==> flow/design.v <==
module alu(
    output[16 - 1:0] data_out,
	 output 							  valid_out,
	 output 							  cmd_out,
	 input [16 - 1:0] data_in,
	 input 							  valid_in,
	 input 							  cmd_in,
	 output 									 amm_read,
	 output[8 - 1:0] amm_address,
	 input [8 - 1:0] amm_readdata,
	 input 									 amm_waitrequest,
	 input[1:0] 							 amm_response,
	 input clk,
	 input rst_n
    );
	reg[2:0] state;
	reg[5:0] nof_operands; 				 
	reg[3:0] opcode; 						 
	reg[7:0] operand[0:63];				 
	reg error;								 
	reg[11:0] result;						 
	reg[5:0] last_index;					 
	reg[5:0] current_index;				 
	reg[5:0] nof;							 
	reg      first_indirect;			 
	reg[7:0] shiftop1, shiftop2;
	wire[1:0] mod = data_in[9:8];		 
	wire[7:0] operand_dir = data_in[7:0];
	wire[7:0] cur_address = operand[current_index];
	wire      bad_address = (cur_address > 'h0F && cur_address < 'h30) || (cur_address > 'h7F && cur_address < 'hA0);
	wire      payload_beat = valid_in && !cmd_in;
	always @(posedge clk) begin
		if(!rst_n) begin
			state <= 3'd0;
		end
		else begin
		case(state)
			3'd0: begin
						if(cmd_in == 1 && valid_in == 1) begin
							opcode <= data_in[11:8];
							nof_operands <= data_in[5:0];
							nof <= data_in[5:0];
							last_index <= 0;
							current_index <= 0;
							first_indirect <= 0;
							shiftop1 <= 0;
							shiftop2 <= 0;
							error <= 0;
							result <= (data_in[11:8] == 1) ? 12'hFFF : 12'h000;
							state <= 3'd1;
							if(data_in[5:0] == 0) begin
								error <= 1;
								state <= 3'd2;
							end
							if(data_in[5:0] != 1 && (data_in[11:8] == 4 || data_in[11:8] == 5 || data_in[11:8] == 6 || data_in[11:8] == 7)) begin
								error <= 1;
								state <= 3'd2;
							end
							if(data_in[5:0] != 2 && (data_in[11:8] == 8 || data_in[11:8] == 9))
								error <= 1;
						end
			end
			3'd1: begin
						if(payload_beat) begin
							if(mod == 2'b00) begin
								case(opcode)
									0: result <= result + operand_dir;
									1: result <= result & operand_dir;
									2:  result <= result | operand_dir;
									3: result <= result ^ operand_dir;
									4: result <= ~{4'b0, operand_dir};
									5: result <= operand_dir + 12'd1;
									6: result <= operand_dir - 12'd1;
									7: result <= ~{4'b0, operand_dir} + 12'd1;
									8, 9: begin
										if(nof == nof_operands) shiftop1 <= operand_dir;
										else shiftop2 <= operand_dir;
									end
									default: ;
								endcase
							end
							if(mod == 2'b01) begin
								operand[last_index] <= operand_dir;
								last_index <= last_index + 1;
								if(nof == nof_operands) first_indirect <= 1;
							end
							nof <= nof - 1;
							if(nof == 1) begin
								if(error || (last_index == 0 && mod != 2'b01))
									state <= 3'd2;
								else
									state <= 3'd4;
							end
						end
			end
			3'd4: begin
				if(bad_address) begin
					error <= 1;
					state <= 3'd2;
				end
				else if(amm_waitrequest == 0) begin
					if(amm_response != 2'b00) begin
						error <= 1;
						state <= 3'd2;
					end
					else begin
						current_index <= current_index + 1;
						case(opcode)
							0: result <= result + amm_readdata;
							1: result <= result & amm_readdata;
							2:  result <= result | amm_readdata;
							3: result <= result ^ amm_readdata;
							4: result <= ~{4'b0, amm_readdata};
							5: result <= amm_readdata + 12'd1;
							6: result <= amm_readdata - 12'd1;
							7: result <= ~{4'b0, amm_readdata} + 12'd1;
							8, 9: begin
								if(first_indirect && current_index == 0) shiftop1 <= amm_readdata;
								else shiftop2 <= amm_readdata;
							end
							default: ;
						endcase
						if(current_index + 1 == last_index)
							state <= 3'd2;
					end
				end
			end
			3'd2: state <= 3'd3;
			default: state <= 3'd0;
		endcase
		end
	end
	reg[16 - 1:0]  		reg_data_out;
	reg 							  		reg_valid_out;
	reg 							  		reg_cmd_out;
	reg[11:0]                     final_result;
	always @(*) begin
		final_result = result;
		if(opcode == 4 || opcode == 7)
			final_result = {4'b0, result[7:0]};
		if(opcode == 8)
			final_result = {4'b0, shiftop1} >> shiftop2;
		if(opcode == 9)
			final_result = {4'b0, shiftop1 << shiftop2};
		if(error == 1)
			final_result = 12'hBAD;
		reg_data_out = 0;
		reg_valid_out = 0;
		reg_cmd_out = 0;
		if(state == 3'd2) begin
			reg_data_out[4] = error;
			reg_data_out[3:0] = opcode;
			reg_valid_out = 1;
			reg_cmd_out = 1;
		end
		if(state == 3'd3) begin
			reg_data_out[11:0] = final_result;
			reg_valid_out = 1;
		end
	end
	assign data_out = reg_data_out;
	assign valid_out = reg_valid_out;
	assign cmd_out = reg_cmd_out;
	assign amm_address = cur_address;
	assign amm_read = (state == 3'd4) && !bad_address;
endmodule
# --- Tool chain data of alu ---
# What the tools print for alu, step after step.
# Lines are those of the file above, counted from 1.
# Operators carry their Yosys type and port widths (W data, S select, Z words).
# Cell names lack the library's common part.
inputs:
  design: "alu"
  clock: "clk"
  lib: "sky130hd"
  corner: "tt_025C_1v80"

# --- Word level ---
# Yosys after proc, flatten, opt, wreduce and memory -nomap, before mapping. Print and check cells are not counted. Equal cells are merged and count once.
# Memory sizes are those after Yosys's memory passes, which may raise the word count (mostly to a power of two), join words into wider ones and drop unused or constant bits.
bits:
  ff_bits: 61
  latchBits: 0
  clocked_rd_ports_x_width: 8
  romBits: 0
  ramBits: 512
  elab_cells: 210
  n_memories: 1
  output_inout_bits: 27
op_classes:
  n_logic: 8
  div_mod_pow: 0
  n_shift: 2
  mul: 0
  mux: 88
  n_eq: 46
  add_sub_neg: 11
  reduce_logical: 39
  n_cmp: 4
memory_table:
  columns: ["name", "words", "width", "read_ports", "write_ports", "line", "source"]
  rows:
  - ["operand", 64, 8, 1, 1, 19, "reg[7:0] operand[0:63];"]
op_table:
  columns: ["cell", "count"]
  rows:
  - ["$pmux W12 S8", 2]
  - ["$mux W8", 23]
  - ["$mux W12", 12]
  - ["$mux W6", 13]
  - ["$pmux W8 S3", 2]
  - ["$pmux W12 S3", 1]
  - ["$pmux W6 S2", 3]
  - ["$eq A4 B3 Y1 const B", 8]
  - ["$ne A2 B2 Y1 const B", 14]
  - ["$add A12 B1 Y12 const B", 2]
  - ["$add A12 B8 Y12", 2]
  - ["$and A12 B8 Y12", 2]
  - ["$or A12 B8 Y12", 2]
  - ["$xor A12 B8 Y12", 2]
  - ["$reduce_and A12 Y1", 2]
  - ["$not A8 Y12", 2]
  - ["$mux W3", 8]
  - ["$logic_not A6 Y1", 3]
  - ["$add A8 B1 Y9 const B", 2]
  - ["$sub A8 B1 Y9 const B", 2]
  - ["$ne A9 B9 Y1 const B", 2]
  - ["$mux W1", 18]
  - ["$eq A4 B4 Y1 const B", 4]
  - ["$reduce_and A5 Y1", 3]
  - ["$reduce_and A6 Y1", 2]
  - ["$shr A8 B8 Y12", 1]
  - ["$pmux W3 S4", 1]
  - ["$reduce_and A10 Y1", 1]
# Not listed: further kinds 36, cells in them 59.

# --- Depth ---
# Longest topological path by Yosys (ltp), each cell counted once; first at word level (registers and memories cut), then after technology mapping (sequential cells cut; the memories' decode and read muxes count).
logic_depth:
  word_depth: 9
  ABC_AREA: 0
  ltp_mapped: 14
  depth_no_buf: 11

# --- Synthesis result ---
# Source: synth_stat.txt of the flow (Yosys; design flattened, memories mapped). It holds for the ABC_AREA given above (unset counts as 0); a run with the other value may have another netlist.
mapped:
  synth_area_mm2: 0.0266606
  sequential_area_mm2: 0.0173366
  cells: 1730
  buf_cells: 107
  ffs: 581
types:
  columns: ["cell", "count", "type_area_um2"]
  rows:
  - ["edfxtp_1", 570, 1.71E+04]
  - ["mux4_2", 150, 3378.24]
  - ["ha_1", 44, 550.528]
  - ["nor2_1", 135, 506.736]
  - ["o21ai_0", 84, 420.403]
  - ["nand2_1", 103, 386.621]
  - ["a21oi_1", 69, 345.331]
  - ["xnor2_1", 39, 341.578]
  - ["clkbuf_1", 63, 236.477]
  - ["mux2i_1", 23, 230.221]
  - ["dfxtp_1", 11, 220.211]
  - ["nand3_1", 38, 190.182]
  - ["inv_1", 50, 187.68]
  - ["nor3_1", 29, 145.139]
  - ["buf_6", 11, 123.869]
  - ["xor2_1", 14, 122.618]
  - ["nor2b_1", 17, 106.352]
  - ["a222oi_1", 10, 100.096]
# Not listed: further types 52, cells in them 270.

# --- Timing after synthesis ---
# Path of least setup slack by OpenSTA after synthesis, without wires, with an ideal clock, recovery checks aside; 20% of the period is set as input and as output delay. Where synthesis merged equal registers, the netlist keeps one of their names.
synth_path:
  path_type: "flip-flop to output port"
  startpoint: "register (no name shown)"
  endpoint: "output amm_address[0]"
  delay_ns: 2.965
  arrival_time_ns: 2.965
  setup_slack_ns: 5.035
  output_delay_ns: 2.000
  tclk_ns: 10.0
  path_buffers: 5
  path_stages: 9
  synth_period_reached_ns: 4.965
# "delay_ns" = arrival - input delay + setup time.
# A path that ends at an output port has no setup time.
# "path_stages": output pins that drive a net of the path, with the launching flip-flop's if there is one; two outputs of one cell count as two.
# "synth_period_reached_ns" is the clock period less the worst setup slack; recovery checks do not enter. This is arithmetic on one report: input and output delays are still those of the set period (20% each).
synth_between:
  cell_sequence: "dfxtp_1 buf_2 buf_2 buf_2 clkbuf_1 buf_1 mux4_2 mux4_2 mux4_2"
synth_rtl:
  columns: ["element", "line", "source"]
  rows:
  - ["to (decl)", 9, "output[8 - 1:0] amm_address,"]
# Chain of elaborated cells between the ends: none given.

# --- Path in the finished layout ---
# From the final timing report of entry A: the path of least setup slack in the routed layout; clock arrival at registers is part of the times.
layout_path:
  path_type: "flip-flop to output port"
  startpoint: "register (no name shown)"
  endpoint: "output amm_read"
  setup_slack_ns: 2.91
  path_stages: 11
  tclk_ns: 10.0
  path_buffers: 3
  arrival_time_ns: 5.09
  output_delay_ns: 2.00
layout_between:
  cell_sequence: "dfxtp_4 buf_4 mux4_2 mux2i_1 nand3b_1 a311oi_2 o211ai_1 a21oi_1 buf_4 nor2_1 clkdlybuf4s50_1"
layout_rtl:
  columns: ["element", "line", "source"]
  rows:
  - ["to (decl)", 8, "output amm_read,"]
# Chain of elaborated cells between the ends: none given.

# Flow measurements of alu on sky130hd: 5 stored runs with different settings, listed in no order. Input and output delays are each 20% of the period that was set; the output load is 0.01 pF.
# "achieved_clock_period_ns" is the run's clock period less its worst setup slack. It is reckoned from that one timing run; input and output delays stay at 20% of the period that was set.
# "critical_path_time_ns" is the time allowed to the run's worst setup path (the clock period less input and output delay, where it has them) less its slack. Clock arrival times count: a late capture clock shortens it, a late launch clock lengthens it.
# By "power_total_uw" is meant OpenSTA's value without simulated activity: inputs other than the clock are taken to toggle once in ten clock periods, and the tool carries that through the logic.
runs:
  - name: "entry A"
    settings:
      CELL_PAD_IN_SITES_DETAIL_PLACEMENT: 1
      CORE_UTILIZATION: 40
      CTS_CLUSTER_DIAMETER: 117
      PLACE_DENSITY: 0.6
      period_ns: 10.0
      CAP_MARGIN: 20
      CORE_MARGIN: 2
      SLEW_MARGIN: 20
    results:
      synthArea_mm2: 0.0266606
      final_cell_area_mm2: 0.0299074
      final_die_area_mm2: 0.0687331
      hold_ws_ns: 0.575
      achieved_clock_period_ns: 7.088
      critical_path_time_ns: 5.09
      worst_setup_path_type: "flip-flop to output port"
      power_total_uw: 5431
      setup_worst_slack_ns: 2.912
      tns_setup_ns: 0.000
      layout_utilization_frac: 0.454
  - name: "entry B"
    settings:
      ABC_AREA: 0
      CAP_MARGIN: 25
      CELL_PAD_IN_SITES_DETAIL_PLACEMENT: 1
      CORE_MARGIN: 8
      CORE_UTILIZATION: 40
      CTS_CLUSTER_DIAMETER: 268
      HOLD_SLACK_MARGIN: 0.27
      MIN_ROUTING_LAYER: "met2"
      PLACE_DENSITY_LB_ADDON: 0.2
      period_ns: 5.68
      SLEW_MARGIN: 20
    results:
      synthArea_mm2: 0.0266606
      final_cell_area_mm2: 0.0301877
      final_die_area_mm2: 0.0751692
      hold_ws_ns: 0.604
      achieved_clock_period_ns: 5.713
      critical_path_time_ns: 4.58
      worst_setup_path_type: "flip-flop to output port"
      power_total_uw: 9619
      setup_worst_slack_ns: -0.033
      tns_setup_ns: -0.033
      layout_utilization_frac: 0.458
  - name: "entry C"
    settings:
      ABC_AREA: 1
      CELL_PAD_IN_SITES_DETAIL_PLACEMENT: 1
      CORE_MARGIN: 8
      CORE_UTILIZATION: 40
      CTS_CLUSTER_DIAMETER: 253
      PLACE_DENSITY: 0.6
      period_ns: 10.0
      CAP_MARGIN: 20
      SLEW_MARGIN: 20
    results:
      synthArea_mm2: 0.0271648
      final_cell_area_mm2: 0.0303016
      final_die_area_mm2: 0.0765076
      hold_ws_ns: 0.513
      achieved_clock_period_ns: 7.157
      critical_path_time_ns: 5.16
      worst_setup_path_type: "flip-flop to output port"
      power_total_uw: 5492
      setup_worst_slack_ns: 2.843
      tns_setup_ns: 0.000
      layout_utilization_frac: 0.451
  - name: "entry D"
    settings:
      ABC_AREA: 0
      CAP_MARGIN: 35
      CELL_PAD_IN_SITES_DETAIL_PLACEMENT: 0
      CORE_MARGIN: 8
      CORE_UTILIZATION: 40
      CTS_CLUSTER_DIAMETER: 268
      HOLD_SLACK_MARGIN: 0.27
      MAX_ROUTING_LAYER: "met4"
      MIN_ROUTING_LAYER: "met2"
      PLACE_DENSITY_LB_ADDON: 0.2
      SETUP_SLACK_MARGIN: 1.63
      period_ns: 5.68
      SLEW_MARGIN: 20
    results:
      synthArea_mm2: 0.0266606
      final_cell_area_mm2: 0.031828
      final_die_area_mm2: 0.0751692
      hold_ws_ns: 0.587
      achieved_clock_period_ns: 4.611
      critical_path_time_ns: 3.47
      worst_setup_path_type: "flip-flop to output port"
      power_total_uw: 9780
      setup_worst_slack_ns: 1.069
      tns_setup_ns: 0.000
      layout_utilization_frac: 0.483
  - name: "entry E"
    settings:
      ABC_AREA: 1
      CAP_MARGIN: 30
      CORE_MARGIN: 10
      CORE_UTILIZATION: 25
      CTS_CLUSTER_SIZE: 63
      HOLD_SLACK_MARGIN: -0.07
      MAX_ROUTING_LAYER: "met5"
      MIN_ROUTING_LAYER: "met1"
      period_ns: 6.53
      SLEW_MARGIN: 20
    results:
      synthArea_mm2: 0.0271648
      final_cell_area_mm2: 0.0309034
      final_die_area_mm2: 0.122245
      hold_ws_ns: 0.458
      achieved_clock_period_ns: 5.395
      critical_path_time_ns: 4.09
      worst_setup_path_type: "flip-flop to output port"
      power_total_uw: 8172
      setup_worst_slack_ns: 1.135
      tns_setup_ns: 0.000
      layout_utilization_frac: 0.287
